==> flow/design.v <==
module RCServo(clk, rst, RxD_data, RCServo_pulse);
input clk;
input rst;
input [9:0] RxD_data;
output RCServo_pulse;
reg [9:0] RxD_data_reg;
always @(posedge clk) if(rst) RxD_data_reg <= 10'd0; else RxD_data_reg <= RxD_data;
parameter ClkDiv = 195;   
reg [7:0] ClkCount;
reg ClkTick;
always @(posedge clk) if(rst) ClkTick <= 1'b0; else ClkTick <= (ClkCount==ClkDiv-2);  
always @(posedge clk) if(rst) ClkCount <= 8'b0; else if(ClkTick) ClkCount <= 8'b0; else ClkCount <= ClkCount + 1'b1; 
reg [11:0] PulseCount;
always @(posedge clk) if(rst) PulseCount <= 12'b0; else if(ClkTick) PulseCount <= PulseCount + 1'b1;  
reg [9:0] RCServo_position;
always @(posedge clk) if(rst) RCServo_position <= 10'd0; else if(PulseCount==0) RCServo_position <= RxD_data_reg; 
reg RCServo_pulse;
always @(posedge clk) if(rst) RCServo_pulse <= 1'b0; else RCServo_pulse <= (PulseCount < {2'b00,RCServo_position}); 
endmodule
module multiplexerServo(select, normalSort, servoTest, muxOut);
input [0:0] select;		 
input [9:0] normalSort, servoTest;	 
output [9:0] muxOut;	 
reg [9:0] muxOut;	 
parameter normal = 1'b0, test = 1'b1;  
always@(select or normalSort or servoTest)
	begin
		case(select)
			normal:
				begin
				muxOut <= normalSort;	 
				end
			test:
				begin
				muxOut <= servoTest;	 
				end
		endcase
	end
endmodule
module multiplexerFour(select, muxOut, startOut, controllerInput, maintenanceInput, controllerStart, maintenanceStart);
input [0:0] select;	 
input controllerStart, maintenanceStart;	 
input [2:0] controllerInput, maintenanceInput;	 
output startOut;	 
output [2:0] muxOut;	 
reg startOut;
reg [2:0] muxOut;
parameter controller = 1'b0, maintenance = 1'b1; 
always@(select or controllerInput or maintenanceStart or controllerStart or maintenanceInput)
	begin
		case(select)
			controller:
				begin
				startOut <= controllerStart;	 
				muxOut <= controllerInput;	 
				end
			maintenance:
				begin
				startOut <= maintenanceStart;	 
				muxOut <= maintenanceInput;	 
				end
		endcase
	end
endmodule
module multiplexerOutput(select, normalOutput, maintenanceOutput, muxOut);
input [0:0] select;		 
input [2:0] normalOutput, maintenanceOutput;	 
output [2:0] muxOut;	 
reg [2:0] muxOut;	 
parameter normal = 1'b0, maintenance = 1'b1;  
always@(select or normalOutput or maintenanceOutput)
	begin
		case(select)
			normal:
				begin
				muxOut <= normalOutput;	 
				end
			maintenance:
				begin
				muxOut <= maintenanceOutput;	 
				end
		endcase
	end
endmodule
module multiplexerSeven(select, mbedInput, controllerOutput, maintenanceOutput);
input [0:0] select;	 
input [6:0] mbedInput;	 
output [6:0] controllerOutput, maintenanceOutput;	 
reg [6:0] controllerOutput, maintenanceOutput;	 
parameter controller = 1'b0, maintenance = 1'b1;  
always@(select or mbedInput)
	begin
		case(select)
			controller:
				begin
				controllerOutput <= mbedInput;	 
				maintenanceOutput <= 7'b0111111;	 
				end
			maintenance:
				begin
				maintenanceOutput <= mbedInput;	 
				controllerOutput <= 7'b1101110;	 
				end
		endcase
	end
endmodule
module multiplexerThree(select, controllerInput, maintenanceInput, controllerStart, maintenanceStart, startOut, muxOut);
input [0:0] select;
input [0:0] controllerStart, maintenanceStart;
input [1:0] controllerInput, maintenanceInput;
output [0:0] startOut;
output [1:0] muxOut;
reg [0:0] startOut;
reg [1:0] muxOut;
parameter controller = 1'b0, maintenance = 1'b1; 
always@(select or controllerStart or controllerInput or maintenanceStart or maintenanceInput)
	begin
		case(select)
			controller:
				begin
				startOut <= controllerStart;
				muxOut <= controllerInput;
				end
			maintenance:
				begin
				startOut <= maintenanceStart;
				muxOut <= maintenanceInput;
				end
		endcase
	end
endmodule
module controller(clk, rst, mbedInput, mbedOutput, sortStart, sortColour, dispenseStart, dispense, sortCompleteIn, dispenseCompleteIn);
input rst;
input clk;					 
input [6:0] mbedInput;		 
input sortCompleteIn, dispenseCompleteIn;
output [2:0] mbedOutput;	 
output [2:0] sortColour;	 
output [0:0] sortStart, dispenseStart;	 
output [1:0] dispense;		 
reg [6:0] mbedInput_reg;	 
reg [6:0] mbedInputCheck;
reg [0:0] sortStart;
reg [2:0] sortColour;
reg [0:0] dispenseStart;
reg [1:0] dispense;			
reg [2:0] mbedOutput;
reg sortCompleteOut, dispenseCompleteOut;
reg recieved;
reg [15:0] count;
always@(posedge clk)
	if(rst)
		begin
		mbedInput_reg <= 0;
		mbedInputCheck <= 0;
		sortStart <= 0;
		sortColour <= 0;
		dispenseStart <= 0;
		dispense <= 0;
		mbedOutput <= 0;
		sortCompleteOut <= 0;
		dispenseCompleteOut <= 0;
		recieved <= 0;
		count <= 0;
		end
	else
	begin
	if(sortCompleteIn == 1'b1)	 
		begin
		sortCompleteOut <= 1'b1;	 
		end
	if(dispenseCompleteIn == 1'b1)  
		begin
		dispenseCompleteOut <= 1'b1;  
		end
	if(mbedInputCheck != mbedInput)
		begin
		mbedInputCheck <= mbedInput;	 
		mbedInput_reg <= mbedInput;	 
		recieved <= 1'b1;	 
		sortCompleteOut <= 1'b0;	 
		dispenseCompleteOut <= 1'b0;	 
		end
	else
		begin
		if(count >= 50000)	 
			begin
			count <= 16'b0;
			recieved <= 1'b0;
			end
		else
			begin
			count <= count + 1'b1;
			end
		end
	sortStart <= mbedInput_reg[0:0];		 
	sortColour <= mbedInput_reg[3:1];	 
	dispenseStart <= mbedInput_reg[4:4];	 
	dispense <= mbedInput_reg[6:5];		 
	mbedOutput[0:0] <= recieved;		 
	mbedOutput[1:1] <= sortCompleteOut;	 
	mbedOutput[2:2] <= dispenseCompleteOut;	 
	end
endmodule
module dispense(clk, rst, start, dispense, dispenseServoRed, dispenseServoGreenBlue, complete, redLED, greenLED, blueLED);
input rst;
input clk, start;  
input [1:0] dispense;	 
output [9:0] dispenseServoRed, dispenseServoGreenBlue;	 
output complete;
output [0:0] redLED, greenLED, blueLED;
reg [3:0] state;  
reg [9:0] dispenseServoRed, dispenseServoGreenBlue;  
reg [14:0] pause;  
reg [1:0] dispense_reg, dispenseCheck;  
reg complete;
reg [0:0] redLED, greenLED, blueLED;
parameter control = 4'd0, red = 4'd1, redSecond = 4'd2, redThird = 4'd3, green = 4'd4, greenSecond = 4'd5, greenThird = 4'd6, blue = 4'd7, blueSecond = 4'd8, blueThird = 4'd9;
always@(posedge clk)
	if(rst)
		begin
		dispenseServoRed <= 10'd440;
		dispenseServoGreenBlue <= 10'd375;
		state <= 0;
		pause <= 0;
		dispense_reg <= 0;
		dispenseCheck <= 0;
		complete <= 0;
		redLED <= 0;
		greenLED <= 0;
		blueLED <= 0;
		end
	else
	begin
		if(dispense != dispenseCheck)	 
			begin
			dispenseCheck <= dispense;	 
			dispense_reg <= dispense;	 
			complete <= 1'b0;
			end
		if(start == 1'b1)	 
			begin
				case(state)
						control:		 
							begin
							if(dispense_reg == 2'b00)	 
								begin
								dispense_reg <= 2'b11;	 
								state <= red;			 
								end
							else if(dispense_reg == 2'b01)	 
								begin
								dispense_reg <= 2'b11;	 
								state <= green;			 
								end
							else if(dispense_reg == 2'b10)	 
								begin
								dispense_reg <= 2'b11;	 
								state <= blue;			 
								end
							else
								begin
								state <= control;		 
								end
							end
						red:			 
							begin
							redLED <= 1'b1;
							dispenseServoRed <= 10'd200;	 
							state <= redSecond;			 
							end
						redSecond:		 
							begin
							if(pause >= 30000)		 
								begin
								pause <= 15'b0;				 
								dispenseServoRed <= 10'd440;	 
								state <= redThird;
								end
							else
								begin
								pause <= pause + 1'b1;		 
								state <= redSecond;		 
								end
							end
						redThird:
							begin
							if(pause >= 20000)		 
								begin
								pause <= 15'b0;
								complete <= 1'b1;	 
								redLED <= 1'b0;
								state <= control;	 
								end
							else
								begin
								pause <= pause + 1'b1;
								state <= redThird;
								end
							end
						green:			 
							begin
							greenLED <= 1'b1;
							dispenseServoGreenBlue <= 10'd355;
							if(pause >= 15000)		 
								begin
								pause <= 15'b0;
								state <= greenSecond;				 
								end
							else
								begin
								pause <= pause + 1'b1;
								state <= green;
								end						
							end
						greenSecond:	 
							begin
							dispenseServoGreenBlue <= 10'd590;	 
							if(pause >= 20000)		 
								begin
								pause <= 15'b0;				 
								state <= greenThird;
								end
							else
								begin
								pause <= pause + 1'b1;		 
								state <= greenSecond;	 
								end
							end
						greenThird:
							begin
							dispenseServoGreenBlue <= 10'd375;	 
							if(pause >= 20000)		 
								begin
								pause <= 15'b0;
								complete <= 1'b1;	 
								greenLED <= 1'b0;
								state <= control;	 
								end
							else
								begin
								pause <= pause + 1'b1;
								state <= greenThird;
								end
							end
						blue:			 
							begin
							blueLED <= 1'b1;
							dispenseServoGreenBlue <= 10'd395;
							if(pause >= 15000)		 
								begin
								pause <= 15'b0;
								state <= blueSecond;			 
								end
							else
								begin
								pause <= pause + 1'b1;
								state <= blue;
								end
							end
						blueSecond:		 
							begin
							dispenseServoGreenBlue <= 10'd10;	 
							if(pause >= 20000)			 
								begin
								pause <= 15'b0;					 
								state <= blueThird;
								end
							else
								begin
								pause <= pause + 1'b1;		 
								state <= blueSecond;	 
								end
							end
						blueThird:
							begin
								dispenseServoGreenBlue <= 10'd375;	 
								if(pause >= 20000)		 
								begin
								pause <= 15'b0;
								complete <= 1'b1;	 
								blueLED <= 1'b0;
								state <= control;	 
								end
							else
								begin
								pause <= pause + 1'b1;
								state <= blueThird;
								end
							end
				endcase
			end
	end	
endmodule
module sort(clk, rst, start, colour, sortServoRedBlue, sortServoGreenOther, sortServoBinRecycle, liftUp, liftDown, complete, redLED, greenLED, blueLED);
input rst;
input clk, start;
input [2:0] colour;
output [9:0] sortServoRedBlue, sortServoGreenOther, sortServoBinRecycle;
output [0:0] liftUp, liftDown;
output complete;
output [0:0] redLED, greenLED, blueLED;
reg [9:0] sortServoRedBlue, sortServoGreenOther, sortServoBinRecycle;
reg [0:0] liftUp, liftDown;
reg [3:0] state;
reg [16:0] pause;
reg [2:0] colour_reg, colourCheck;
reg complete;
reg [0:0] redLED, greenLED, blueLED;
parameter colourSense = 4'd0, red = 4'd1, redSecond = 4'd2, green = 4'd3, greenSecond = 4'd4,
		  blue = 4'd5, blueSecond = 4'd6, bin = 4'd7, binSecond = 4'd8, binThird = 4'd9,
		  recycle = 4'd10, recycleSecond = 4'd11, recycleThird = 4'd12, lift = 4'd13, liftTwo = 4'd14, liftThree = 4'd15;
always@(posedge clk)
	if(rst)
		begin
		sortServoRedBlue <= 10'd355;
		sortServoGreenOther <= 10'd340;
		sortServoBinRecycle <= 10'd580;
		liftUp <= 1'b1;
		liftDown <= 1'b0;
		state <= 0;
		pause <= 0;
		colour_reg <= 0;
		colourCheck <= 0;
		complete <= 0;
		redLED <= 0;
		greenLED <= 0;
		blueLED <= 0;
		end
	else
	begin
		if(colour != colourCheck)
				begin
					colourCheck <= colour;
					colour_reg <= colour;
					complete <= 1'b0;
				end
		if(start == 1'b1)
			begin
				case(state)
					colourSense:					 
						begin
							if(colour_reg == 3'b000)	 
								begin
								colour_reg <= 3'b111;	 
								state <= red;
								end
							else if(colour_reg == 3'b001)  
								begin
								colour_reg <= 3'b111;	 
								state <= green;
								end
							else if(colour_reg == 3'b010)	 
								begin
								colour_reg <= 3'b111;	 
								state <= blue;
								end
							else if(colour_reg == 3'b011)	 
								begin
								colour_reg <= 3'b111;	 
								state <= bin;
								end
							else if(colour_reg == 3'b100)	 
								begin
								colour_reg <= 3'b111;	 
								state <= recycle;
								end
							else if(colour_reg == 3'b101)	 
								begin
								colour_reg <= 3'b111;	 
								state <= lift;
								end
							else
								begin
								state <= colourSense;
								end
						end
					red:							 
						begin
						redLED <= 1'b1;
						sortServoRedBlue <= 10'd570;   
							if(pause >= 20000)		 
								begin
								pause <= 17'b0;                  
								sortServoRedBlue <= 10'd355;     
								state <= redSecond;  
								end
							else
								begin
								pause <= pause + 1'b1;	 
								state <= red;	 
								end                    
						end
					redSecond:
						begin
						if(pause >= 5000)		 
							begin
							pause <= 17'b0;
							complete <= 1'b1;	 
							redLED <= 1'b0;
							state <= colourSense;  
							end
						else
							begin
							pause <= pause + 1'b1;
							state <= redSecond;
							end
						end
					green:							 
						begin
						greenLED <= 1'b1;
						sortServoGreenOther <= 10'd70; 	 
							if(pause >= 20000)		 
								begin
								pause <= 17'b0;
								sortServoGreenOther <= 10'd340;	 
								state <= greenSecond;			 
								end
							else						 
								begin
								pause <= pause + 1'b1;	 
								state <= green;			 
								end				 
						end
					greenSecond:
						begin
						if(pause >= 5000)		 
							begin
							pause <= 17'b0;
							complete <= 1'b1;	 
							greenLED <= 1'b0;
							state <= colourSense;  
							end
						else
							begin
							pause <= pause + 1'b1;	 
							state <= greenSecond;	 
							end	
						end
					blue:							 
						begin
						blueLED <= 1'b1;
						sortServoRedBlue <= 10'd185;   
							if(pause >= 20000)	 
								begin
								pause <= 17'b0;                  
								sortServoRedBlue <= 10'd355;     
								state <= blueSecond;
								end
							else
								begin
								pause <= pause + 1'b1;	 
								state <= blue;	 
								end					
						end
					blueSecond:
						begin
						if(pause >= 5000)	 
							begin
							pause <= 17'b0;
							complete <= 1'b1;	 
							blueLED <= 1'b0;
							state <= colourSense;		 
							end
						else
							begin
							pause <= pause + 1'b1;
							state <= blueSecond;
							end
						end
					bin:							 
						begin
						sortServoGreenOther <= 10'd560;	 
						sortServoBinRecycle <= 10'd350;	 
							if(pause >= 20000)	 
								begin
								pause <= 17'b0;																
								sortServoGreenOther <= 10'd340;	 
								state <= binSecond;	 
								end
							else
								begin
								pause <= pause + 1'b1;	 
								state <= bin;	 
								end			
						end
					binSecond:
						begin
						if(pause >= 20000)	 
								begin
								pause <= 17'b0;
								sortServoBinRecycle <= 10'd580;	 
								state <= binThird;
								end
							else
								begin
								pause <= pause + 1'b1;	 
								state <= binSecond;	 
								end
						end
					binThird:
						begin
						if(pause >= 5000)	 
							begin
							pause <= 17'b0;
							complete <= 1'b1;	 
							state <= colourSense;			 
							end
						else
							begin
							pause <= pause + 1'b1;
							state <= binThird;
							end
						end
					recycle:						 
						begin
						sortServoGreenOther <= 10'd560;	 
						sortServoBinRecycle <= 10'd580;	 
							if(pause >= 20000)	 
								begin
								pause <= 17'b0;								
								sortServoGreenOther <= 10'd340;	 
								state <= recycleSecond;		 
								end
							else
								begin
								pause <= pause + 1'b1;	 
								state <= recycle;	 
								end										
						end
					recycleSecond:
						begin
						if(pause >= 20000)	 
							begin
							pause <= 17'b0;
							sortServoBinRecycle <= 10'd350;	 
							state <= recycleThird;
							end
						else
							begin
							pause <= pause + 1'b1;	 
							state <= recycleSecond;	 
							end	
						end
					recycleThird:
						begin
						if(pause >= 5000)		 
							begin
							pause <= 17'b0;
							complete <= 1'b1;	 
							state <= colourSense;	 
							end
						else
							begin
							pause <= pause + 1'b1;
							state <= recycleThird;
							end
						end
					lift:				 
						begin
						liftUp <= 1'b0; 
						liftDown <= 1'b0; 
						if(pause >= 100000)	 
							begin
							pause <= 17'b0;
							state <= liftTwo;	 
							end
						else
							begin
							pause <= pause + 1'b1;
							state <= lift;
							end
						end
					liftTwo:
						begin
						liftUp <= 1'b1; 
						liftDown <= 1'b0; 
						if(pause >= 10000)		 
							begin
							pause <= 17'b0;
							state <= liftThree;
							end
						else
							begin
							pause <= pause + 1'b1;
							state <= liftTwo;
							end
						end
					liftThree:
						begin
						liftUp <= 1'b1;  
						liftDown <= 1'b1; 
						if(pause >= 100000)		 
							begin
							pause <= 17'b0;
							liftUp <= 1'b1; 
							liftDown <= 1'b0; 
							complete <= 1'b1;	 
							state <= colourSense;
							end
						else
							begin
							pause <= pause + 1'b1;
							state <= liftThree;
							end
						end
				endcase
		end
	end
endmodule
module maintenance(clk, rst, inputSignal, results, sortStart, dispenseStart, sortColour, dispense, sortComplete, dispenseComplete,
			selectRedBlue, selectGreenOther, selectBinRecycle, selectRed, selectGreenBlue, positionRedBlue, positionGreenOther, positionBinRecycle, positionRed, positionGreenBlue, state);
input rst;
input clk;
input [6:0] inputSignal;
input sortComplete, dispenseComplete;
output [2:0] results;
output [2:0] sortColour;	 
output sortStart, dispenseStart;	 
output [1:0] dispense;		 
output [9:0] positionRedBlue, positionGreenOther, positionBinRecycle, positionRed, positionGreenBlue;
output selectRedBlue, selectGreenOther, selectBinRecycle, selectRed, selectGreenBlue;
output [4:0] state;
reg [4:0] state;
reg [0:0] start;
reg [5:0] controlSignal;
reg [5:0] controlSignal_reg;
reg [5:0] controlSignalCheck;
reg [2:0] sortColour;
reg sortStart, dispenseStart;
reg [1:0] dispense;
reg [2:0] results;
reg [0:0] complete;
reg [0:0] received;
reg [14:0] pause;
reg [15:0] count;
reg [9:0] positionRedBlue, positionGreenOther, positionBinRecycle, positionRed, positionGreenBlue;
reg selectRedBlue, selectGreenOther, selectBinRecycle, selectRed, selectGreenBlue;
parameter control = 5'd0, binHopper = 5'd1, dispenseRed = 5'd2, dispenseGreen = 5'd3, dispenseBlue = 5'd4,
		  testRedBlueLeft = 5'd5, testRedBlueCentre = 5'd6, testRedBlueRight = 5'd7, testGreenOtherUp = 5'd8,
		  testGreenOtherCentre = 5'd9, testGreenOtherDown = 5'd10, testBinRecycleLeft = 5'd11,
		  testBinRecycleRight = 5'd12, testRedPush = 5'd13, testRedHome = 5'd14, testGreenBlueLeft = 5'd15,
		  testGreenBlueCentre = 5'd16, testGreenBlueRight = 5'd17, maintenanceEND = 5'd18;
always@(posedge clk)
	if(rst) results <= 3'b0; else
	begin
	results[0:0] <= received;
	results[1:1] <= complete;
	results[2:2] <= 1'b0;
	end
always@(posedge clk)
	if(rst)
		begin
		dispense <= 2'b11;
		sortColour <= 3'b111;
		state <= 0;
		pause <= 0;
		count <= 0;
		start <= 0;
		controlSignal <= 0;
		controlSignal_reg <= 0;
		controlSignalCheck <= 0;
		sortStart <= 0;
		dispenseStart <= 0;
		complete <= 0;
		received <= 0;
		positionRedBlue <= 0;
		positionGreenOther <= 0;
		positionBinRecycle <= 0;
		positionRed <= 0;
		positionGreenBlue <= 0;
		selectRedBlue <= 0;
		selectGreenOther <= 0;
		selectBinRecycle <= 0;
		selectRed <= 0;
		selectGreenBlue <= 0;
		end
	else
	begin
		controlSignal <= inputSignal[5:0];	 
		start <= inputSignal[6:6];			 
		if(controlSignal != controlSignalCheck)	 
			begin
			controlSignalCheck <= controlSignal;	 
			controlSignal_reg <= controlSignal;		 
			received <= 1'b1;	 
			complete <= 1'b0;	 
			end
		else if(count == 50000)	 
			begin
			count <= 16'b0;
			received <= 1'b0;
			end
		else
			begin
			count <= count + 1'b1;
			end
		if(start)	 
			begin
				case(state)
					control:
						begin
							if(controlSignal_reg == 6'b000001)	 
								begin
								controlSignal_reg <= 6'b111111;	 
								state <= binHopper;
								end
							else if(controlSignal_reg == 6'b000010)	 
								begin
								controlSignal_reg <= 6'b111111;	 
								state <= dispenseRed;
								end
							else if(controlSignal_reg == 6'b000011)	 
								begin
								controlSignal_reg <= 6'b111111;	 
								state <= dispenseGreen;
								end
							else if(controlSignal_reg == 6'b000100)	 
								begin
								controlSignal_reg <= 6'b111111;	 
								state <= dispenseBlue;
								end
							else if(controlSignal_reg == 6'b000101)	 
								begin
								controlSignal_reg <= 6'b111111;	 
								state <= testRedBlueLeft;
								end
							else if(controlSignal_reg == 6'b000110)	 
								begin
								controlSignal_reg <= 6'b111111;	 
								state <= testRedBlueCentre;
								end
							else if(controlSignal_reg == 6'b000111)	 
								begin
								controlSignal_reg <= 6'b111111;	 
								state <= testRedBlueRight;
								end
							else if(controlSignal_reg == 6'b001000)	 
								begin
								controlSignal_reg <= 6'b111111;	 
								state <= testGreenOtherUp;
								end
							else if(controlSignal_reg == 6'b001001)	 
								begin
								controlSignal_reg <= 6'b111111;	 
								state <= testGreenOtherCentre;
								end
							else if(controlSignal_reg == 6'b001010)	 
								begin
								controlSignal_reg <= 6'b111111;	 
								state <= testGreenOtherDown;
								end
							else if(controlSignal_reg == 6'b001011)	 
								begin
								controlSignal_reg <= 6'b111111;	 
								state <= testBinRecycleLeft;
								end
							else if(controlSignal_reg == 6'b001100)	 
								begin
								controlSignal_reg <= 6'b111111;	 
								state <= testBinRecycleRight;
								end
							else if(controlSignal_reg == 6'b001101)	 
								begin
								controlSignal_reg <= 6'b111111;	 
								state <= testRedPush;	
								end
							else if(controlSignal_reg == 6'b001110)	 
								begin
								controlSignal_reg <= 6'b111111;	 
								state <= testRedHome;
								end
							else if(controlSignal_reg == 6'b001111)	 
								begin
								controlSignal_reg <= 6'b111111;	 
								state <= testGreenBlueLeft;
								end
							else if(controlSignal_reg == 6'b010000)	 
								begin
								controlSignal_reg <= 6'b111111;	 
								state <= testGreenBlueCentre;
								end
							else if(controlSignal_reg == 6'b010001)	 
								begin
								controlSignal_reg <= 6'b111111;	 
								state <= testGreenBlueRight;
								end
							else if(controlSignal_reg == 6'b010010)	 
								begin
								controlSignal_reg <= 6'b111111;	 
								state <= maintenanceEND;
								end
							else		 
								begin
								state <= control;
								end
						end
					binHopper:			 
						begin
						sortStart <= 1'b1;	 
						sortColour <= 3'b011;	 
						if(sortComplete)	 
							begin
							sortColour <= 3'b111;	 
							sortStart <= 1'b0;		 
							complete <= 1'b1;		 
							state <= control;		
							end
						else				 
							begin
							state <= binHopper;
							end
						end
					dispenseRed:		 
						begin
						dispenseStart <= 1'b1;	 
						dispense <= 2'b00;		 
						if(dispenseComplete)	 
							begin
							dispense <= 2'b11;	 
							dispenseStart <= 1'b0;	 
							complete <= 1'b1;	 
							state <= control;	 
							end
						else
							begin
							state <= dispenseRed;	 
							end
						end
					dispenseGreen:		 
						begin
						dispenseStart <= 1'b1;	 
						dispense <= 2'b01;		 
						if(dispenseComplete)	 
							begin
							dispense <= 2'b11;	 
							dispenseStart <= 1'b0;	 
							complete <= 1'b1;	 
							state <= control;	 
							end
						else
							begin
							state <= dispenseGreen;	 
							end
						end
					dispenseBlue:		 
						begin
						dispenseStart <= 1'b1;	 
						dispense <= 2'b10;		 
						if(dispenseComplete)	 
							begin
							dispense <= 2'b11;	 
							dispenseStart <= 1'b0;	 
							complete <= 1'b1;	 
							state <= control;	 
							end
						else
							begin
							state <= dispenseBlue;  
							end
						end
					testRedBlueLeft:
						begin
						selectRedBlue <= 1'b1;
						positionRedBlue <= 10'd570;	 
						if(pause == 25000)	 
							begin
							pause <= 15'b0;	 
							complete <= 1'b1;
							state <= control;	 
							end
						else
							begin
							pause <= pause + 1'b1;
							state <= testRedBlueLeft;
							end
						end
					testRedBlueCentre:
						begin
						selectRedBlue <= 1'b1;
						positionRedBlue <= 10'd355;	 
						if(pause == 25000)	 
							begin
							pause <= 15'b0;	 
							complete <= 1'b1;
							state <= control;	 
							end
						else
							begin
							pause <= pause + 1'b1;	 
							state <= testRedBlueCentre;	 
							end
						end
					testRedBlueRight:
						begin
						selectRedBlue <= 1'b1;
						positionRedBlue <= 10'd185;	 
						if(pause == 25000)	 
							begin
							pause <= 15'b0;	 
							complete <= 1'b1;
							state <= control;	 
							end
						else
							begin
							pause <= pause + 1'b1;	 
							state <= testRedBlueRight;	 
							end
						end
					testGreenOtherUp:
						begin
						selectGreenOther <= 1'b1;
						positionGreenOther <= 10'd560;	 
						if(pause == 25000)	 
							begin
							pause <= 15'b0;	 
							complete <= 1'b1;
							state <= control;	 
							end
						else
							begin
							pause <= pause + 1'b1;	 
							state <= testGreenOtherUp;	 
							end
						end
					testGreenOtherCentre:
						begin
						selectGreenOther <= 1'b1;
						positionGreenOther <= 10'd340;	 
						if(pause == 25000)	 
							begin
							pause <= 15'b0;	 
							complete <= 1'b1;
							state <= control;	 
							end
						else
							begin
							pause <= pause + 1'b1;	 
							state <= testGreenOtherCentre;	 
							end
						end
					testGreenOtherDown:
						begin
						selectGreenOther <= 1'b1;
						positionGreenOther <= 10'd70;	 
						if(pause == 25000)	 
							begin
							pause <= 15'b0;	 
							complete <= 1'b1;
							state <= control;	 
							end
						else
							begin
							pause <= pause + 1'b1;	 
							state <= testGreenOtherDown;	 
							end
						end
					testBinRecycleLeft:
						begin
						selectBinRecycle <= 1'b1;
						positionBinRecycle <= 10'd350;	 
						if(pause == 25000)	 
							begin
							pause <= 15'b0;	 
							complete <= 1'b1;
							state <= control;	 
							end
						else
							begin
							pause <= pause + 1'b1;	 
							state <= testBinRecycleLeft;	 
							end
						end
					testBinRecycleRight:
						begin
						selectBinRecycle <= 1'b1;
						positionBinRecycle <= 10'd580;	 
						if(pause == 25000)	 
							begin
							pause <= 15'b0;	 
							complete <= 1'b1;
							state <= control;	 
							end
						else
							begin
							pause <= pause + 1'b1;	 
							state <= testBinRecycleRight;	 
							end
						end
					testRedPush:
						begin
						selectRed <= 1'b1;
						positionRed <= 10'd200;	 
						if(pause == 25000)	 
							begin
							pause <= 15'b0;	 
							complete <= 1'b1;
							state <= control;	 
							end
						else
							begin
							pause <= pause + 1'b1;	 
							state <= testRedPush;	 
							end
						end
					testRedHome:
						begin
						selectRed <= 1'b1;
						positionRed <= 10'd440;	 
						if(pause == 25000)	 
							begin
							pause <= 15'b0;	 
							complete <= 1'b1;
							state <= control;	 
							end
						else
							begin
							pause <= pause + 1'b1;	 
							state <= testRedHome;	 
							end
						end
					testGreenBlueLeft:
						begin
						selectGreenBlue <= 1'b1;
						positionGreenBlue <= 10'd550;	 
						if(pause == 25000)	 
							begin
							pause <= 15'b0;	 
							complete <= 1'b1;
							state <= control;	 
							end
						else
							begin
							pause <= pause + 1'b1;	 
							state <= testGreenBlueLeft;	 
							end
						end
					testGreenBlueCentre:
						begin
						selectGreenBlue <= 1'b1;
						positionGreenBlue <= 10'd355;	 
						if(pause == 25000)	 
							begin
							pause <= 15'b0;	 
							complete <= 1'b1;
							state <= control;	 
							end
						else
							begin
							pause <= pause + 1'b1;	 
							state <= testGreenBlueCentre;	 
							end
						end
					testGreenBlueRight:
						begin
						selectGreenBlue <= 1'b1;
						positionGreenBlue <= 10'd10;	 
						if(pause == 25000)	 
							begin
							pause <= 15'b0;	 
							complete <= 1'b1;
							state <= control;	 
							end
						else
							begin
							pause <= pause + 1'b1;	 
							state <= testGreenBlueRight;	 
							end
						end
					maintenanceEND:
						begin
						selectRedBlue <= 1'b1;
						selectGreenOther <= 1'b1;
						selectBinRecycle <= 1'b1;
						selectRed <= 1'b1;
						selectGreenBlue <= 1'b1;
						positionRedBlue <= 10'd355;
						positionGreenOther <= 10'd355;
						positionBinRecycle <= 10'd580;
						positionRed <= 10'd440;
						positionGreenBlue <= 10'd355;
						if(pause == 25000)	 
							begin
							pause <= 15'b0;
							selectRedBlue <= 1'b0;
							selectGreenOther <= 1'b0;
							selectBinRecycle <= 1'b0;
							selectRed <= 1'b0;
							selectGreenBlue <= 1'b0;
							complete <= 1'b1;
							state <= control;
							end
						else
							begin
							pause <= pause + 1'b1;
							state <= maintenanceEND;
							end
						end
				endcase
			end
	end
endmodule
module System(
	clk,
	rst,
	mbed,
	select,
	GreenBlueServoOut,
	RedServoOut,
	BinRecycleServoOut,
	RedBlueServoOut,
	GreenOtherServoOut,
	dispenseBlueLED,
	dispenseComplete,
	dispenseGreenLED,
	dispenseRedLED,
	mainState,
	mbedOutput,
	results,
	sortBlueLED,
	sortComplete,
	sortGreenLED,
	sortRedLED
);
input	clk;
input	rst;
input	[6:0] mbed;
input	[0:0] select;
output	GreenBlueServoOut;
output	RedServoOut;
output	BinRecycleServoOut;
output	RedBlueServoOut;
output	GreenOtherServoOut;
output	[0:0] dispenseBlueLED;
output	[0:0] dispenseComplete;
output	[0:0] dispenseGreenLED;
output	[0:0] dispenseRedLED;
output	[4:0] mainState;
output	[2:0] mbedOutput;
output	[2:0] results;
output	[0:0] sortBlueLED;
output	[0:0] sortComplete;
output	[0:0] sortGreenLED;
output	[0:0] sortRedLED;
wire	[1:0] conDispenseColour;
wire	[0:0] conDispenseStart;
wire	[2:0] conSortColour;
wire	[0:0] conSortStart;
wire	[2:0] controllerOutput;
wire	[0:0] dispenseComplete_ALTERA_SYNTHESIZED;
wire	[9:0] mainBinRecycle;
wire	[1:0] mainDispenseColour;
wire	[0:0] maindispenseStart;
wire	[9:0] mainGreenBlue;
wire	[9:0] mainGreenOther;
wire	[9:0] mainRed;
wire	[9:0] mainRedBlue;
wire	[2:0] mainSortColour;
wire	[0:0] mainSortStart;
wire	[2:0] maintenanceOutput;
wire	[9:0] normalBinRecycle;
wire	[9:0] normalGreenBlue;
wire	[9:0] normalGreenOther;
wire	[9:0] normalRed;
wire	[9:0] normalRedBlue;
wire	[0:0] selectBinRecycle;
wire	[0:0] selectGreenBlue;
wire	[0:0] selectGreenOther;
wire	[0:0] selectRed;
wire	[0:0] selectRedBlue;
wire	[0:0] sortComplete_ALTERA_SYNTHESIZED;
wire	[0:0] startSort;
wire	[9:0] SYNTHESIZED_WIRE_0;
wire	[9:0] SYNTHESIZED_WIRE_1;
wire	[9:0] SYNTHESIZED_WIRE_2;
wire	[2:0] SYNTHESIZED_WIRE_3;
wire	[6:0] SYNTHESIZED_WIRE_4;
wire	[6:0] SYNTHESIZED_WIRE_5;
wire	[0:0] SYNTHESIZED_WIRE_6;
wire	[1:0] SYNTHESIZED_WIRE_7;
wire	[9:0] SYNTHESIZED_WIRE_8;
wire	[9:0] SYNTHESIZED_WIRE_9;
RCServo	b2v_BinRecycleServo(.clk(clk),.rst(rst),
.RxD_data(SYNTHESIZED_WIRE_0),.RCServo_pulse(BinRecycleServoOut));
defparam	b2v_BinRecycleServo.ClkDiv = 4;
multiplexerServo	b2v_BinRecycleServoMux(.normalSort(normalBinRecycle),
.select(selectBinRecycle),.servoTest(mainBinRecycle),.muxOut(SYNTHESIZED_WIRE_0));
defparam	b2v_BinRecycleServoMux.normal = 'b0;
defparam	b2v_BinRecycleServoMux.test = 'b1;
RCServo	b2v_GreenBlueServo(.clk(clk),.rst(rst),
.RxD_data(SYNTHESIZED_WIRE_1),.RCServo_pulse(GreenBlueServoOut));
defparam	b2v_GreenBlueServo.ClkDiv = 4;
multiplexerServo	b2v_GreenBlueServoMux(.normalSort(normalGreenBlue),
.select(selectGreenBlue),.servoTest(mainGreenBlue),.muxOut(SYNTHESIZED_WIRE_1));
defparam	b2v_GreenBlueServoMux.normal = 'b0;
defparam	b2v_GreenBlueServoMux.test = 'b1;
RCServo	b2v_GreenOtherServo(.clk(clk),.rst(rst),
.RxD_data(SYNTHESIZED_WIRE_2),.RCServo_pulse(GreenOtherServoOut));
defparam	b2v_GreenOtherServo.ClkDiv = 4;
multiplexerServo	b2v_GreenOtherServoMux(.normalSort(normalGreenOther),
.select(selectGreenOther),.servoTest(mainGreenOther),.muxOut(SYNTHESIZED_WIRE_2));
defparam	b2v_GreenOtherServoMux.normal = 'b0;
defparam	b2v_GreenOtherServoMux.test = 'b1;
sort	b2v_inst(.clk(clk),.rst(rst),
.start(startSort),.colour(SYNTHESIZED_WIRE_3),.complete(sortComplete_ALTERA_SYNTHESIZED),.blueLED(sortBlueLED),.greenLED(sortGreenLED),.redLED(sortRedLED),.sortServoBinRecycle(normalBinRecycle),.sortServoGreenOther(normalGreenOther),.sortServoRedBlue(normalRedBlue));
defparam	b2v_inst.bin = 'b0111;
defparam	b2v_inst.binSecond = 'b1000;
defparam	b2v_inst.binThird = 'b1001;
defparam	b2v_inst.blue = 'b0101;
defparam	b2v_inst.blueSecond = 'b0110;
defparam	b2v_inst.colourSense = 'b0000;
defparam	b2v_inst.green = 'b0011;
defparam	b2v_inst.greenSecond = 'b0100;
defparam	b2v_inst.recycle = 'b1010;
defparam	b2v_inst.recycleSecond = 'b1011;
defparam	b2v_inst.recycleThird = 'b1100;
defparam	b2v_inst.red = 'b0001;
defparam	b2v_inst.redSecond = 'b0010;
multiplexerFour	b2v_inst11(.controllerStart(conSortStart),
.maintenanceStart(mainSortStart),.controllerInput(conSortColour),.maintenanceInput(mainSortColour),.select(select),.startOut(startSort),.muxOut(SYNTHESIZED_WIRE_3));
defparam	b2v_inst11.controller = 'b0;
defparam	b2v_inst11.maintenance = 'b1;
multiplexerOutput	b2v_inst12(.maintenanceOutput(maintenanceOutput),
.normalOutput(controllerOutput),.select(select),.muxOut(mbedOutput));
defparam	b2v_inst12.maintenance = 'b1;
defparam	b2v_inst12.normal = 'b0;
multiplexerThree	b2v_inst17(.controllerInput(conDispenseColour),
.controllerStart(conDispenseStart),.maintenanceInput(mainDispenseColour),.maintenanceStart(maindispenseStart),.select(select),.muxOut(SYNTHESIZED_WIRE_7),.startOut(SYNTHESIZED_WIRE_6));
defparam	b2v_inst17.controller = 'b0;
defparam	b2v_inst17.maintenance = 'b1;
maintenance	b2v_inst2(.clk(clk),.rst(rst),
.sortComplete(sortComplete_ALTERA_SYNTHESIZED),.dispenseComplete(dispenseComplete_ALTERA_SYNTHESIZED),.inputSignal(SYNTHESIZED_WIRE_4),.sortStart(mainSortStart),.dispenseStart(maindispenseStart),.selectRedBlue(selectRedBlue),.selectGreenOther(selectGreenOther),.selectBinRecycle(selectBinRecycle),.selectRed(selectRed),.selectGreenBlue(selectGreenBlue),.dispense(mainDispenseColour),.positionBinRecycle(mainBinRecycle),.positionGreenBlue(mainGreenBlue),.positionGreenOther(mainGreenOther),.positionRed(mainRed),.positionRedBlue(mainRedBlue),.results(maintenanceOutput),.sortColour(mainSortColour),.state(mainState));
defparam	b2v_inst2.binHopper = 'b00001;
defparam	b2v_inst2.control = 'b00000;
defparam	b2v_inst2.dispenseBlue = 'b00100;
defparam	b2v_inst2.dispenseGreen = 'b00011;
defparam	b2v_inst2.dispenseRed = 'b00010;
defparam	b2v_inst2.maintenanceEND = 'b10010;
defparam	b2v_inst2.testBinRecycleLeft = 'b01011;
defparam	b2v_inst2.testBinRecycleRight = 'b01100;
defparam	b2v_inst2.testGreenBlueCentre = 'b10000;
defparam	b2v_inst2.testGreenBlueLeft = 'b01111;
defparam	b2v_inst2.testGreenBlueRight = 'b10001;
defparam	b2v_inst2.testGreenOtherCentre = 'b01001;
defparam	b2v_inst2.testGreenOtherDown = 'b01010;
defparam	b2v_inst2.testGreenOtherUp = 'b01000;
defparam	b2v_inst2.testRedBlueCentre = 'b00110;
defparam	b2v_inst2.testRedBlueLeft = 'b00101;
defparam	b2v_inst2.testRedBlueRight = 'b00111;
defparam	b2v_inst2.testRedHome = 'b01110;
defparam	b2v_inst2.testRedPush = 'b01101;
controller	b2v_inst3(.clk(clk),.rst(rst),
.sortCompleteIn(sortComplete_ALTERA_SYNTHESIZED),.dispenseCompleteIn(dispenseComplete_ALTERA_SYNTHESIZED),.mbedInput(SYNTHESIZED_WIRE_5),.dispense(conDispenseColour),.dispenseStart(conDispenseStart),.mbedOutput(controllerOutput),.sortColour(conSortColour),.sortStart(conSortStart));
multiplexerSeven	b2v_inst4(.mbedInput(mbed),
.select(select),.controllerOutput(SYNTHESIZED_WIRE_5),.maintenanceOutput(SYNTHESIZED_WIRE_4));
defparam	b2v_inst4.controller = 'b0;
defparam	b2v_inst4.maintenance = 'b1;
dispense	b2v_inst6(.clk(clk),.rst(rst),
.start(SYNTHESIZED_WIRE_6),.dispense(SYNTHESIZED_WIRE_7),.complete(dispenseComplete_ALTERA_SYNTHESIZED),.blueLED(dispenseBlueLED),.dispenseServoGreenBlue(normalGreenBlue),.dispenseServoRed(normalRed),.greenLED(dispenseGreenLED),.redLED(dispenseRedLED));
defparam	b2v_inst6.blue = 'b0111;
defparam	b2v_inst6.blueSecond = 'b1000;
defparam	b2v_inst6.blueThird = 'b1001;
defparam	b2v_inst6.control = 'b0000;
defparam	b2v_inst6.green = 'b0100;
defparam	b2v_inst6.greenSecond = 'b0101;
defparam	b2v_inst6.greenThird = 'b0110;
defparam	b2v_inst6.red = 'b0001;
defparam	b2v_inst6.redSecond = 'b0010;
defparam	b2v_inst6.redThird = 'b0011;
RCServo	b2v_RedBlueServo(.clk(clk),.rst(rst),
.RxD_data(SYNTHESIZED_WIRE_8),.RCServo_pulse(RedBlueServoOut));
defparam	b2v_RedBlueServo.ClkDiv = 4;
multiplexerServo	b2v_RedBlueServoMux(.normalSort(normalRedBlue),
.select(selectRedBlue),.servoTest(mainRedBlue),.muxOut(SYNTHESIZED_WIRE_8));
defparam	b2v_RedBlueServoMux.normal = 'b0;
defparam	b2v_RedBlueServoMux.test = 'b1;
RCServo	b2v_RedServo(.clk(clk),.rst(rst),
.RxD_data(SYNTHESIZED_WIRE_9),.RCServo_pulse(RedServoOut));
defparam	b2v_RedServo.ClkDiv = 4;
multiplexerServo	b2v_RedServoMux(.normalSort(normalRed),
.select(selectRed),.servoTest(mainRed),.muxOut(SYNTHESIZED_WIRE_9));
defparam	b2v_RedServoMux.normal = 'b0;
defparam	b2v_RedServoMux.test = 'b1;
assign	dispenseComplete = dispenseComplete_ALTERA_SYNTHESIZED;
assign	results = maintenanceOutput;
assign	sortComplete = sortComplete_ALTERA_SYNTHESIZED;
endmodule
---- Step by step through the tools: System ----
Module System before and after one edit of its RTL, step after step.
Lines under "unedited" count in the file above, lines under "edited" in the edited file.
"difference" is "edited" less "unedited", of the values as shown; "relative change" is that difference over "unedited", in percent.
Library cell names are shortened.
The mark -- stands for no value.
inputs
  design top .............................. System
  clock input ............................. clk
  library ................................. sky130hd
  timing corner ........................... tt_025C_1v80

---- Diff ----
The edit as a unified diff against the file above.
This change comes from a script, not from a designer. The edited design behaves differently; no optimisation was intended.
begin of diff
@@ -724,5 +724,5 @@
 reg [4:0] state;
 reg [0:0] start;
-reg [5:0] controlSignal;
+reg [4:0] controlSignal;
 reg [5:0] controlSignal_reg;
 reg [5:0] controlSignalCheck;
end of diff

---- Elaborated design ----
Counts by Yosys on the flattened word-level netlist (proc, flatten, opt, wreduce; memories kept). Register bits leave out memories and registers merged into their read ports (data or address). Print and check cells are left out.
operators by class
  what                              unedited  edited  difference  relative change (%)
  $add $sub $neg                    15        15      0           0.00
  $lt $le $gt $ge                   13        13      0           0.00
  equality and inequality tests     87        87      0           0.00
  muxes and demuxes                 190       190     0           0.00
  bitwise operators                 6         6       0           0.00
  reductions and logical operators  92        92      0           0.00
operators with widths
  kind                                                                    unedited  edited  difference  relative change (%)
  6-bit != test                                                           1         0       -1          -100.00
  5-bit != test                                                           0         1       +1          --
  1-bit 2-to-1 mux                                                        31        31      0           0.00
  4-bit 2-to-1 mux                                                        22        22      0           0.00
  5-bit 2-to-1 mux                                                        21        21      0           0.00
  6-bit 2-to-1 mux                                                        21        21      0           0.00
  3-bit 2-to-1 mux                                                        20        20      0           0.00
  2-bit AND reduction                                                     20        20      0           0.00
  2-bit nonzero test                                                      17        17      0           0.00
  2-bit 2-to-1 mux                                                        16        16      0           0.00
  2-bit OR reduction                                                      16        16      0           0.00
  1-bit parallel mux with 2-bit select                                    14        14      0           0.00
  4-bit equality test (second input constant)                             10        10      0           0.00
  10-bit parallel mux with 2-bit select                                   10        10      0           0.00
  2-bit by 1-bit != test with 1-bit output (second input constant)        9         9       0           0.00
  4-bit by 3-bit equality test with 1-bit output (second input constant)  8         8       0           0.00
  5-bit by 4-bit equality test with 1-bit output (second input constant)  8         8       0           0.00
  6-bit by 4-bit equality test with 1-bit output (second input constant)  8         8       0           0.00
  3-bit AND reduction                                                     7         7       0           0.00
  1-bit NOT                                                               6         6       0           0.00
  12-bit by 1-bit adder with 12-bit output (second input constant)        5         5       0           0.00
  8-bit by 1-bit adder with 8-bit output (second input constant)          5         5       0           0.00
  8-bit by 2-bit equality test with 1-bit output (second input constant)  5         5       0           0.00
  12-bit zero test                                                        5         5       0           0.00
  12-bit by 10-bit less-than comparator with 1-bit output                 5         5       0           0.00
  10-bit 2-to-1 mux                                                       5         5       0           0.00
  15-bit 2-to-1 mux                                                       5         5       0           0.00
  3-bit OR reduction                                                      5         5       0           0.00
The list need not be complete.
word-level totals
  what                     unedited  edited  difference  relative change (%)
  bits in registers        475       473     -2          -0.42
  output and inout bits    24        24      0           0.00
  cells after elaboration  491       491     0           0.00

---- Depth ----
Yosys ltp: most cells in a row. Word level: on the elaborated netlist, between registers, memories and ports. Mapped: between sequential cells and ports; inverters and the memories' decode and read muxes count.
logic depth
  what                       unedited  edited  difference  relative change (%)
  depth in word-level cells  22        22      0           0.00
  ABC_AREA                   0         0       --          --
  mapped depth               9         10      +1          +11.11

---- Mapped cells and area ----
The flow's flattened synthesis, as Yosys stat reports it; memories are mapped. The netlist is that of the ABC_AREA named above (0 if unset); the other value can give another one.
cells by type
  cell type  unedited  edited  difference  relative change (%)
  nor2_1     334       304     -30         -8.98
  a31oi_1    9         20      +11         +122.22
  a21oi_1    132       122     -10         -7.58
  clkbuf_1   63        73      +10         +15.87
  o21ai_0    62        72      +10         +16.13
  inv_1      96        87      -9          -9.38
  or3_1      6         15      +9          +150.00
  nor3_1     40        48      +8          +20.00
  or4b_1     8         0       -8          -100.00
  mux2i_1    68        61      -7          -10.29
  nand2_1    144       150     +6          +4.17
  xor2_1     99        93      -6          -6.06
  nor3b_1    4         10      +6          +150.00
  nand4b_1   1         7       +6          +600.00
  and3_1     53        58      +5          +9.43
  a32o_1     2         7       +5          +250.00
  xnor2_1    48        44      -4          -8.33
  a22o_1     10        14      +4          +40.00
The list need not be complete.
synthesis totals
  what                   unedited  edited   difference  relative change (%)
  cell count             2009      2010     +1          +0.05
  synthesis area (um^2)  17554.3   17573.1  +18.8       +0.11
  flip-flop cells        400       398      -2          -0.50
  buffer cells           81        88       +7          +8.64
The figures by module come from a second, unflattened synthesis with its own total; it is not the netlist above.
unflattened totals
  what                                            unedited  edited   difference  relative change (%)
  cells (unflattened synthesis)                   2391      2394     +3          +0.13
  area total of the unflattened synthesis (um^2)  21780.9   21719.6  -61.3       -0.28
Each row is one instance without its submodules.
modules, unedited
  module               instances  cells  area (um^2)
  RCServo #(ClkDiv=4)  5          204    1940.6
  maintenance          1          555    4745.8
  sort                 1          322    2757.6
  dispense             1          245    2024.4
  controller           1          169    1526.5
  multiplexerServo     5          11     161.4
  multiplexerSeven     1          15     103.8
  multiplexerFour      1          4      45.0
  multiplexerThree     1          3      33.8
  multiplexerOutput    1          3      33.8
  System               1          0      0.0
modules, edited
  module               instances  cells  area (um^2)
  RCServo #(ClkDiv=4)  5          204    1940.6
  maintenance          1          558    4684.5
  sort                 1          322    2757.6
  dispense             1          245    2024.4
  controller           1          169    1526.5
  multiplexerServo     5          11     161.4
  multiplexerSeven     1          15     103.8
  multiplexerFour      1          4      45.0
  multiplexerThree     1          3      33.8
  multiplexerOutput    1          3      33.8
  System               1          0      0.0

---- Timing after synthesis ----
OpenSTA on the mapped netlist: ideal clock, no wires. The path of least setup slack (recovery checks aside). Input and output delay are each 20% of the period. Register names are those of the netlist, which keeps one name where synthesis merged equal registers.
timing path post-synthesis
  what                           unedited              edited                difference  relative change (%)
  path kind                      input-to-output       input-to-output       --          --
  from                           input select[0]       input select[0]       --          --
  to                             output mbedOutput[0]  output mbedOutput[0]  --          --
  clock period (ns)              10.0                  10.0                  0.0         0.00
  input delay (ns)               2.000                 2.000                 0.000       0.00
  external output delay (ns)     2.000                 2.000                 0.000       0.00
  time at the first pin (ns)     2.000                 2.000                 0.000       0.00
  data arrival time (ns)         2.917                 2.896                 -0.021      -0.72
  path slack (ns)                5.083                 5.104                 +0.021      --
  path delay (ns)                0.917                 0.896                 -0.021      -2.29
  driving pins on the path       4                     4                     0           0.00
  buffers on the path            3                     3                     0           0.00
  synthesis period reached (ns)  4.917                 4.896                 -0.021      -0.43
"path delay" is the arrival time less input delay plus setup time.
At an output port there is no setup time.
"driving pins on the path" counts driving pins, that of a launching flip-flop among them; a cell with two outputs on the path counts twice.
"synthesis period reached" is the clock period less the worst setup slack; recovery checks do not enter. This is arithmetic on one report: input and output delays are still those of the set period (20% each).
Between the ends stands the longest chain of elaborated cells between them, by number of cells; it is not shown to be the way that was timed. Of several equally long chains one is given.
A line is the first line of the expression or statement that the cell stems from. Yosys adds cells for indexed reads and writes and turns some case tables into memories.
between the ends, post-synthesis, unedited
  cells stage by stage .................... buf_6 -> buf_4 -> clkbuf_1 -> mux2_2
  cells in the longest elaborated chain ... 2
  elaborated cells on any way between the ends .. 2
  those cells by class .................... 1 x mux; 1 x logic
ends and longest elaborated chain, post-synthesis, unedited
  what                                  line  RTL
  start, declared                       1228  input [0:0] select;
  1-bit NOT                             73    case(select)
  3-bit parallel mux with 2-bit select  73
  end, declared                         1239  output [2:0] mbedOutput;
between the ends, post-synthesis, edited
  cells stage by stage .................... buf_6 -> buf_6 -> clkbuf_1 -> mux2_2
  cells in the longest elaborated chain ... 2
  elaborated cells on any way between the ends .. 2
  those cells by class .................... 1 x mux; 1 x logic
ends and longest elaborated chain, post-synthesis, edited
  what                                  line  RTL
  start, declared                       1228  input [0:0] select;
  1-bit NOT                             73    case(select)
  3-bit parallel mux with 2-bit select  73
  end, declared                         1239  output [2:0] mbedOutput;

---- Timing after layout ----
From the final timing report of each run of set A: the path of least setup slack in the routed layout; clock arrival at registers is part of the times.
timing path after layout
  what                        unedited              edited                difference  relative change (%)
  path kind                   input-to-output       input-to-output       --          --
  from                        input select[0]       input select[0]       --          --
  to                          output mbedOutput[0]  output mbedOutput[1]  --          --
  clock period (ns)           10.0                  10.0                  0.0         0.00
  input delay (ns)            2.00                  2.00                  0.00        0.00
  external output delay (ns)  2.00                  2.00                  0.00        0.00
  time at the first pin (ns)  2.00                  2.00                  0.00        0.00
  data arrival time (ns)      3.67                  3.67                  0.00        0.00
  path slack (ns)             4.33                  4.33                  0.00        --
  driving pins on the path    4                     4                     0           0.00
  buffers on the path         3                     3                     0           0.00
Between the ends stands the longest chain of elaborated cells between them, by number of cells; it is not shown to be the way that was timed. Of several equally long chains one is given.
between the ends, after layout, unedited
  cells stage by stage .................... clkdlybuf4s50_1 -> buf_4 -> mux2_2 -> clkdlybuf4s50_1
  cells in the longest elaborated chain ... 2
  elaborated cells on any way between the ends .. 2
  those cells by class .................... 1 x mux; 1 x logic
ends and longest elaborated chain, after layout, unedited
  what                                  line  RTL
  start, declared                       1228  input [0:0] select;
  1-bit NOT                             73    case(select)
  3-bit parallel mux with 2-bit select  73
  end, declared                         1239  output [2:0] mbedOutput;
between the ends, after layout, edited
  cells stage by stage .................... clkdlybuf4s50_1 -> buf_4 -> mux2_2 -> clkdlybuf4s50_1
  cells in the longest elaborated chain ... 2
  elaborated cells on any way between the ends .. 2
  those cells by class .................... 1 x mux; 1 x logic
ends and longest elaborated chain, after layout, edited
  what                                  line  RTL
  start, declared                       1228  input [0:0] select;
  1-bit NOT                             73    case(select)
  3-bit parallel mux with 2-bit select  73
  end, declared                         1239  output [2:0] mbedOutput;

---- Measured runs ----
Both versions went through the flow (Yosys, OpenROAD) with the same settings in each pair. Constraints: input delay and output delay 20% of the set period each, output load 0.01 pF.
settings, set A
  CORE_UTILIZATION ........................ 40
  period_ns ............................... 10.0
  CAP_MARGIN .............................. 20
  CORE_MARGIN ............................. 2
  SLEW_MARGIN ............................. 20
final reports, set A
  what                                       unedited  edited   difference  relative change (%)
  post-synthesis cell area (um^2)            17554.3   17573.1  +18.8       +0.11
  die outline area (um^2)                    45578.0   45625.0  +47.0       +0.10
  std-cell area (final layout) (um^2)        19851.5   19751.4  -100.1      -0.50
  final design utilization                   0.46      0.457    -0.003      --
  lowest setup slack (ns)                    4.328     4.328    0.000       --
  worst hold slack in the final report (ns)  0.452     0.440    -0.012      --
  power consumption (uW)                     3482      3424     -58         -1.67
settings, set B
  CORE_UTILIZATION ........................ 36
  PLACE_DENSITY_LB_ADDON .................. 0.12
  period_ns ............................... 3.88
  CAP_MARGIN .............................. 20
  CORE_MARGIN ............................. 2
  SLEW_MARGIN ............................. 20
final reports, set B
  what                                       unedited  edited   difference  relative change (%)
  post-synthesis cell area (um^2)            17554.3   17573.1  +18.8       +0.11
  die outline area (um^2)                    50544.0   50598.0  +54.0       +0.11
  std-cell area (final layout) (um^2)        20175.6   20178.1  +2.5        +0.01
  final design utilization                   0.421     0.421    0.000       --
  lowest setup slack (ns)                    0.850     0.757    -0.093      --
  worst hold slack in the final report (ns)  0.437     0.434    -0.003      --
  power consumption (uW)                     9477      9601     +124        +1.31
By "power consumption" is meant OpenSTA's value without simulated activity: inputs other than the clock are taken to toggle once in ten clock periods, and the tool carries that through the logic.
